==> flow/design.v <==
`timescale 1ns / 1ps
module sparse_detector #(
    parameter WORD_SIZE = 64
)(
    input  wire [WORD_SIZE-1:0] data_in,
    output wire                 is_zero,     
    output wire                 is_sparse    
);
    assign is_zero = (data_in == {WORD_SIZE{1'b0}});
    function integer count_ones;
        input [WORD_SIZE-1:0] v;
        integer i, cnt;
        begin
            cnt = 0;
            for (i = 0; i < WORD_SIZE; i = i + 1)
                cnt = cnt + v[i];
            count_ones = cnt;
        end
    endfunction
    wire [6:0] ones_count = count_ones(data_in);
    assign is_sparse = (ones_count < (WORD_SIZE / 10));
endmodule
`timescale 1ns / 1ps
module adaptive_pe #(
    parameter integer MAX_WIDTH = 64,
    parameter integer MAX_ACC_WIDTH = 20   
)(
    input  wire                         clk,
    input  wire                         reset,
    input  wire                         ce,
    input  wire                         accumulate,
    input  wire                         test_mode,
    input  wire [2:0]                   precision_mode,
    input  wire [MAX_WIDTH-1:0]         weight_in,
    input  wire [MAX_WIDTH-1:0]         activation_in,
    input  wire [MAX_WIDTH-1:0]         mask_in,
    output reg  [MAX_ACC_WIDTH-1:0]     accumulated_sum,
    output wire                         clock_gated,
    output wire                         computation_skipped,
    output wire [2:0]                   active_precision   
);
    reg [6:0] active_bits;       
    reg [5:0] parallel_ops;      
    reg [8:0] max_value;         
    always @(*) begin
        case (precision_mode)
            3'b000: begin   
                active_bits = 7'd64;
                parallel_ops = 6'd64;
                max_value = 9'd1;
            end
            3'b001: begin   
                active_bits = 7'd64;
                parallel_ops = 6'd32;
                max_value = 9'd3;
            end
            3'b010: begin   
                active_bits = 7'd64;
                parallel_ops = 6'd16;
                max_value = 9'd15;
            end
            3'b011: begin   
                active_bits = 7'd64;
                parallel_ops = 6'd8;
                max_value = 9'd255;
            end
            default: begin   
                active_bits = 7'd64;
                parallel_ops = 6'd64;
                max_value = 9'd1;
            end
        endcase
    end
    assign active_precision = precision_mode;
    wire weight_is_zero, activation_is_zero;
    wire weight_is_sparse, activation_is_sparse;
    sparse_detector #(
        .WORD_SIZE(MAX_WIDTH)
    ) weight_detector (
        .data_in(weight_in),
        .is_zero(weight_is_zero),
        .is_sparse(weight_is_sparse)
    );
    sparse_detector #(
        .WORD_SIZE(MAX_WIDTH)
    ) activation_detector (
        .data_in(activation_in),
        .is_zero(activation_is_zero),
        .is_sparse(activation_is_sparse)
    );
    wire skip_compute = weight_is_zero || activation_is_zero;
    assign computation_skipped = skip_compute && ce;
    wire pe_enable = ce && !skip_compute;
    wire acc_enable = pe_enable || test_mode;
    assign clock_gated = !pe_enable;
    reg [MAX_ACC_WIDTH-1:0] compute_result;
    always @(*) begin
        case (precision_mode)
            3'b000: compute_result = compute_1bit();
            3'b001: compute_result = compute_2bit();
            3'b010: compute_result = compute_4bit();
            3'b011: compute_result = compute_8bit();
            default: compute_result = {MAX_ACC_WIDTH{1'b0}};
        endcase
    end
    function [MAX_ACC_WIDTH-1:0] compute_1bit;
        reg [MAX_WIDTH-1:0] xnor_result;
        integer i, count;
        begin
            xnor_result = ~(weight_in ^ activation_in) & mask_in;
            count = 0;
            for (i = 0; i < MAX_WIDTH; i = i + 1) begin
                count = count + xnor_result[i];
            end
            compute_1bit = count[MAX_ACC_WIDTH-1:0];
        end
    endfunction
    function [MAX_ACC_WIDTH-1:0] compute_2bit;
        integer i;
        reg [1:0] w, a;
        reg [3:0] product;
        integer sum;
        begin
            sum = 0;
            for (i = 0; i < 32; i = i + 1) begin
                w = weight_in[i*2 +: 2];
                a = activation_in[i*2 +: 2];
                product = w * a;   
                sum = sum + product;
            end
            compute_2bit = sum[MAX_ACC_WIDTH-1:0];
        end
    endfunction
    function [MAX_ACC_WIDTH-1:0] compute_4bit;
        integer i;
        reg [3:0] w, a;
        reg [7:0] product;
        integer sum;
        begin
            sum = 0;
            for (i = 0; i < 16; i = i + 1) begin
                w = weight_in[i*4 +: 4];
                a = activation_in[i*4 +: 4];
                product = w * a;   
                sum = sum + product;
            end
            compute_4bit = sum[MAX_ACC_WIDTH-1:0];
        end
    endfunction
    function [MAX_ACC_WIDTH-1:0] compute_8bit;
        integer i;
        reg [7:0] w, a;
        reg [15:0] product;
        integer sum;
        begin
            sum = 0;
            for (i = 0; i < 8; i = i + 1) begin
                w = weight_in[i*8 +: 8];
                a = activation_in[i*8 +: 8];
                product = w * a;   
                sum = sum + product;
            end
            compute_8bit = sum[MAX_ACC_WIDTH-1:0];
        end
    endfunction
    always @(posedge clk or posedge reset) begin
        if (reset) begin
            accumulated_sum <= {MAX_ACC_WIDTH{1'b0}};
        end else if (acc_enable) begin
            if (!accumulate) begin
                accumulated_sum <= {MAX_ACC_WIDTH{1'b0}};
            end else begin
                accumulated_sum <= accumulated_sum + compute_result;
            end
        end
    end
endmodule
Step by step through the tools: adaptive_pe
The steps from the RTL of adaptive_pe to its reports follow in flow order.
Lines are those of the file above, counted from 1.
Operators carry their Yosys type and port widths (W data, S select, Z words).
Cell names lack the library's common part.
{"block": "setup", "design": "adaptive_pe", "clock": "clk", "lib": "sky130hd", "lib_corner": "tt_025C_1v80"}

After elaboration
Source: Yosys, flattened and elaborated, memories not mapped. Widths are those after wreduce; folded enables and synchronous resets count as part of the registers. Registers that Yosys merges into a memory's read port (data or address) are not register bits. Print and check cells do not count. Equal cells are merged and count once.
{"block": "word_totals", "reg_bits": 20, "elab_cells": 191}
{"block": "op_classes", "addsub": 117, "n_mul": 56, "n_eq": 3, "n_mux": 2, "bitwise": 3, "reduce_and_logical": 9}
{"block": "ops", "cell": "$mul A8 B8 Y16", "n": 8}
{"block": "ops", "cell": "$add A20 B1 Y20", "n": 44}
{"block": "ops", "cell": "$mul A4 B4 Y8", "n": 16}
{"block": "ops", "cell": "$add A20 B4 Y20", "n": 15}
{"block": "ops", "cell": "$mul A2 B2 Y4", "n": 32}
{"block": "ops", "cell": "$logic_not A64 Y1", "n": 2}
{"block": "ops", "cell": "$pmux W20 S4", "n": 1}
{"block": "ops", "cell": "$and A64 B64 Y64", "n": 1}
{"block": "ops", "cell": "$xor A64 B64 Y64", "n": 1}
{"block": "ops", "cell": "$not A64 Y64", "n": 1}
{"block": "ops", "cell": "$add A20 B16 Y20", "n": 3}
{"block": "ops", "cell": "$add A20 B8 Y20", "n": 3}
{"block": "ops", "cell": "$add A19 B1 Y20", "n": 1}
{"block": "ops", "cell": "$add A19 B16 Y20", "n": 1}
{"block": "ops", "cell": "$add A19 B4 Y20", "n": 1}
{"block": "ops", "cell": "$add A19 B8 Y20", "n": 1}
{"block": "ops", "cell": "$add A20 B20 Y20", "n": 1}
{"block": "ops", "cell": "$mux W20", "n": 1}
{"block": "ops", "cell": "$add A18 B1 Y19", "n": 1}
{"block": "ops", "cell": "$add A18 B16 Y19", "n": 1}
{"block": "ops", "cell": "$add A18 B4 Y19", "n": 1}
{"block": "ops", "cell": "$add A18 B8 Y19", "n": 1}
{"block": "ops", "cell": "$add A17 B1 Y18", "n": 1}
{"block": "ops", "cell": "$add A17 B16 Y18", "n": 1}
{"block": "ops", "cell": "$add A17 B4 Y18", "n": 1}
{"block": "ops", "cell": "$add A17 B8 Y18", "n": 1}
{"block": "ops", "cell": "$add A16 B1 Y17", "n": 1}
{"block": "ops", "cell": "$add A16 B16 Y17", "n": 1}
Not listed: further kinds 43, cells in them 47.

Logic depth
Depth = most cells in a row (Yosys ltp): at word level without a register or memory, in the mapped netlist without a sequential cell, where the memories' decode and read muxes count.
{"block": "depth", "depth_word": 69, "abc_area": 0, "depth_mapped": 40, "ltp_nobuf": 40}

After synthesis
Source: synth_stat.txt of the flow (Yosys; design flattened, memories mapped). It holds for the ABC_AREA given above (unset counts as 0); a run with the other value may have another netlist.
{"block": "mapped", "mapped_cells": 3489, "synth_area_um2": 34267.9, "ff_cells": 20}
{"block": "by_type", "cell_type": "fa_1", "n": 869, "type_area_um2": 1.74E+04}
{"block": "by_type", "cell_type": "ha_1", "n": 546, "type_area_um2": 6.83E+03}
{"block": "by_type", "cell_type": "inv_1", "n": 1154, "type_area_um2": 4.33E+03}
{"block": "by_type", "cell_type": "and2_1", "n": 283, "type_area_um2": 1.77E+03}
{"block": "by_type", "cell_type": "nand2_1", "n": 221, "type_area_um2": 829.546}
{"block": "by_type", "cell_type": "dfrtp_1", "n": 20, "type_area_um2": 500.48}
{"block": "by_type", "cell_type": "nand2b_1", "n": 43, "type_area_um2": 269.008}
{"block": "by_type", "cell_type": "xnor2_1", "n": 30, "type_area_um2": 262.752}
{"block": "by_type", "cell_type": "a21o_1", "n": 28, "type_area_um2": 210.202}
{"block": "by_type", "cell_type": "nor4_1", "n": 33, "type_area_um2": 206.448}
{"block": "by_type", "cell_type": "nor2b_1", "n": 32, "type_area_um2": 200.192}
{"block": "by_type", "cell_type": "a21oi_1", "n": 35, "type_area_um2": 175.168}
{"block": "by_type", "cell_type": "xor2_1", "n": 19, "type_area_um2": 166.41}
{"block": "by_type", "cell_type": "nor2_1", "n": 29, "type_area_um2": 108.854}
{"block": "by_type", "cell_type": "nand3_1", "n": 19, "type_area_um2": 95.091}
{"block": "by_type", "cell_type": "o21ai_0", "n": 15, "type_area_um2": 75.072}
{"block": "by_type", "cell_type": "nand4_1", "n": 10, "type_area_um2": 62.56}
{"block": "by_type", "cell_type": "a22oi_1", "n": 8, "type_area_um2": 60.058}
Other cell types: 40; their cells: 95.
The figures by module come from a second, unflattened synthesis with its own total; it is not the netlist above.
{"block": "hier_totals", "cells_unflattened": 3825, "area_unflattened_um2": 37676.1}
Rows give one instance, submodules left out.
{"block": "by_module", "mod": "adaptive_pe", "n_inst": 1, "n_cells": 3441, "mod_area_um2": 34005.1, "seq_area_um2": 500.5}
{"block": "by_module", "mod": "sparse_detector #(WORD_SIZE=64)", "n_inst": 2, "n_cells": 192, "mod_area_um2": 1835.5, "seq_area_um2": 0.0}

Worst setup path after synthesis
OpenSTA on the mapped netlist: ideal clock, no wires. The path of least setup slack (recovery checks aside). Input and output delay are each 20% of the period. Register names are those of the netlist, which keeps one name where synthesis merged equal registers.
{"block": "synth_timing", "kind": "input port to flip-flop", "startpoint": "input weight_in[61]", "endpoint": "register accumulated_sum[19]", "period_ns": 13.0, "in_delay_ns": 2.600, "setup_ns": 0.127, "t_arrival_ns": 11.281, "required_time_ns": 12.873, "path_slack_ns": 1.592, "path_delay_ns": 8.808, "path_stages": 36, "path_buffers": 0, "period_less_setup_slack_ns": 11.408}
"path_delay_ns" is the arrival time less input delay plus setup time.
"path_stages" counts driving pins, that of a launching flip-flop among them; a cell with two outputs on the path counts twice.
"period_less_setup_slack_ns" is the clock period less the worst setup slack; recovery checks do not enter. This is arithmetic on one report: input and output delays are still those of the set period (20% each).
The rows between start and end are the longest chain of elaborated cells between them; the timing report does not say that the signal goes this way. Where chains are equally long, one stands for them.
A line is the first line of the expression or statement that the cell stems from. Yosys adds cells for indexed reads and writes and turns some case tables into memories.
At most two assigning lines are given for a register; there are more.
{"block": "synth_between", "path_cell_list": "ha_1 inv_1 fa_1 fa_1 inv_1 fa_1 fa_1 inv_1 fa_1 fa_1 inv_1 fa_1 inv_1 fa_1 fa_1 fa_1 inv_1 ha_1 a21o_1 a21o_1 a21oi_1 nor2_1 a211oi_1 o21ai_1 a211oi_1 o22ai_1 ha_1 nand3_1 nor2_1 nor3b_1 o21ai_0 nor3_1 o41ai_2 xnor2_1 a21oi_1 o22ai_1", "elab_chain_cells": 9}
{"block": "synth_lines", "item": "start, declared", "line_no": 34, "text": "input  wire [MAX_WIDTH-1:0]         weight_in,"}
{"block": "synth_lines", "item": "$xor A64 B64 Y64", "line_no": 110, "text": "xnor_result = ~(weight_in ^ activation_in) & mask_in;"}
{"block": "synth_lines", "item": "$not A64 Y64", "line_no": 110}
{"block": "synth_lines", "item": "$and A64 B64 Y64", "line_no": 110}
{"block": "synth_lines", "item": "$add A20 B1 Y20 (3 in a row)", "line_no": 113, "text": "count = count + xnor_result[i];"}
{"block": "synth_lines", "item": "$pmux W20 S4", "line_no": 98, "text": "case (precision_mode)"}
{"block": "synth_lines", "item": "$add A20 B20 Y20", "line_no": 173, "text": "accumulated_sum <= accumulated_sum + compute_result;"}
{"block": "synth_lines", "item": "$mux W20", "line_no": 170, "text": "if (!accumulate) begin"}
{"block": "synth_lines", "item": "end, assigned", "line_no": 171, "text": "accumulated_sum <= {MAX_ACC_WIDTH{1'b0}};"}
{"block": "synth_lines", "item": "end, assigned", "line_no": 173}
{"block": "synth_lines", "item": "end, declared", "line_no": 37, "text": "output reg  [MAX_ACC_WIDTH-1:0]     accumulated_sum,"}

Timing after layout
Path of least setup slack in the final report of job 3 (OpenROAD, finished layout, wires in). Where an end is a register, its clock arrival counts in the times.
{"block": "layout_timing", "kind": "input port to flip-flop", "startpoint": "input weight_in[59]", "endpoint": "register accumulated_sum[19]", "period_ns": 13.0, "in_delay_ns": 2.60, "setup_ns": 0.08, "t_arrival_ns": 12.84, "required_time_ns": 13.17, "path_slack_ns": 0.33, "path_stages": 36, "path_buffers": 2}
The rows between start and end are the longest chain of elaborated cells between them; the timing report does not say that the signal goes this way. Where chains are equally long, one stands for them.
At most two assigning lines are given for a register; there are more.
{"block": "layout_between", "path_cell_list": "clkdlybuf4s50_1 ha_1 fa_1 fa_1 inv_1 fa_1 fa_1 fa_1 fa_1 inv_1 fa_1 fa_1 fa_1 inv_1 fa_1 inv_1 ha_1 or3_1 o211ai_1 buf_4 nand2b_1 a21o_1 a21o_1 a31oi_1 xor2_1 nor2_1 ha_1 nand3_1 nor2_1 nor3b_1 o21ai_1 nor3_2 o41ai_2 xnor2_1 a21oi_1 o22ai_1", "elab_chain_cells": 11}
{"block": "layout_lines", "item": "start, declared", "line_no": 34, "text": "input  wire [MAX_WIDTH-1:0]         weight_in,"}
{"block": "layout_lines", "item": "$xor A64 B64 Y64", "line_no": 110, "text": "xnor_result = ~(weight_in ^ activation_in) & mask_in;"}
{"block": "layout_lines", "item": "$not A64 Y64", "line_no": 110}
{"block": "layout_lines", "item": "$and A64 B64 Y64", "line_no": 110}
{"block": "layout_lines", "item": "$add A20 B1 Y20 (5 in a row)", "line_no": 113, "text": "count = count + xnor_result[i];"}
{"block": "layout_lines", "item": "$pmux W20 S4", "line_no": 98, "text": "case (precision_mode)"}
{"block": "layout_lines", "item": "$add A20 B20 Y20", "line_no": 173, "text": "accumulated_sum <= accumulated_sum + compute_result;"}
{"block": "layout_lines", "item": "$mux W20", "line_no": 170, "text": "if (!accumulate) begin"}
{"block": "layout_lines", "item": "end, assigned", "line_no": 171, "text": "accumulated_sum <= {MAX_ACC_WIDTH{1'b0}};"}
{"block": "layout_lines", "item": "end, assigned", "line_no": 173}
{"block": "layout_lines", "item": "end, declared", "line_no": 37, "text": "output reg  [MAX_ACC_WIDTH-1:0]     accumulated_sum,"}

Stored flow runs of adaptive_pe (3 of them; Yosys, OpenROAD, sky130hd). They differ in their settings and are not a sequence. Constraints: input delay and output delay 20% of the set period each, output load 0.01 pF.
By "period_less_ws_ns" is meant the clock period of the run minus its worst setup slack. This is arithmetic on one report: input and output delays are still those of the set period (20% each).
"worst_path_time_ns" = time allowed to the worst setup path (clock period - input delay - output delay, where it has them) - its slack; a late launch clock adds to it, a late capture clock takes from it.

{"run": "job 1", "settings": { "ABC_AREA": 1, "CTS_CLUSTER_DIAMETER": 350, "MAX_ROUTING_LAYER": "met4", "MIN_ROUTING_LAYER": "met2", "TNS_END_PERCENT": 25, "period_ns": 13.0, "CAP_MARGIN": 20, "CORE_MARGIN": 2, "CORE_UTILIZATION": 40, "SLEW_MARGIN": 20 }, "outcome": "unfinished; error GRT-0116 in routing"}
{"run": "job 2", "settings": { "ABC_AREA": 0, "CORE_MARGIN": 8, "CTS_CLUSTER_DIAMETER": 350, "GPL_ROUTABILITY_DRIVEN": 0, "MAX_ROUTING_LAYER": "met4", "MIN_ROUTING_LAYER": "met2", "SETUP_SLACK_MARGIN": 2.25, "TNS_END_PERCENT": 5, "period_ns": 13.0, "CAP_MARGIN": 20, "CORE_UTILIZATION": 40, "SLEW_MARGIN": 20 }, "outcome": "unfinished; error GRT-0116 in routing"}
{"run": "job 3", "settings": { "CTS_CLUSTER_DIAMETER": 350, "TNS_END_PERCENT": 25, "period_ns": 13.0, "CAP_MARGIN": 20, "CORE_MARGIN": 2, "CORE_UTILIZATION": 40, "SLEW_MARGIN": 20 }, "results": { "design.die.area_um2": 88027.9, "worst_path_time_ns": 10.07, "worst_setup_path_type": "input port to flip-flop", "period_less_ws_ns": 12.673, "post_route_util_pct": 46.3, "timing.hold.ws_ns": 0.513, "cell_area_final_um2": 39332.7, "setup_worst_slack_ns": 0.327, "total_negative_slack_ns": 0.000, "yosys.chip_area_um2": 34267.9 }}
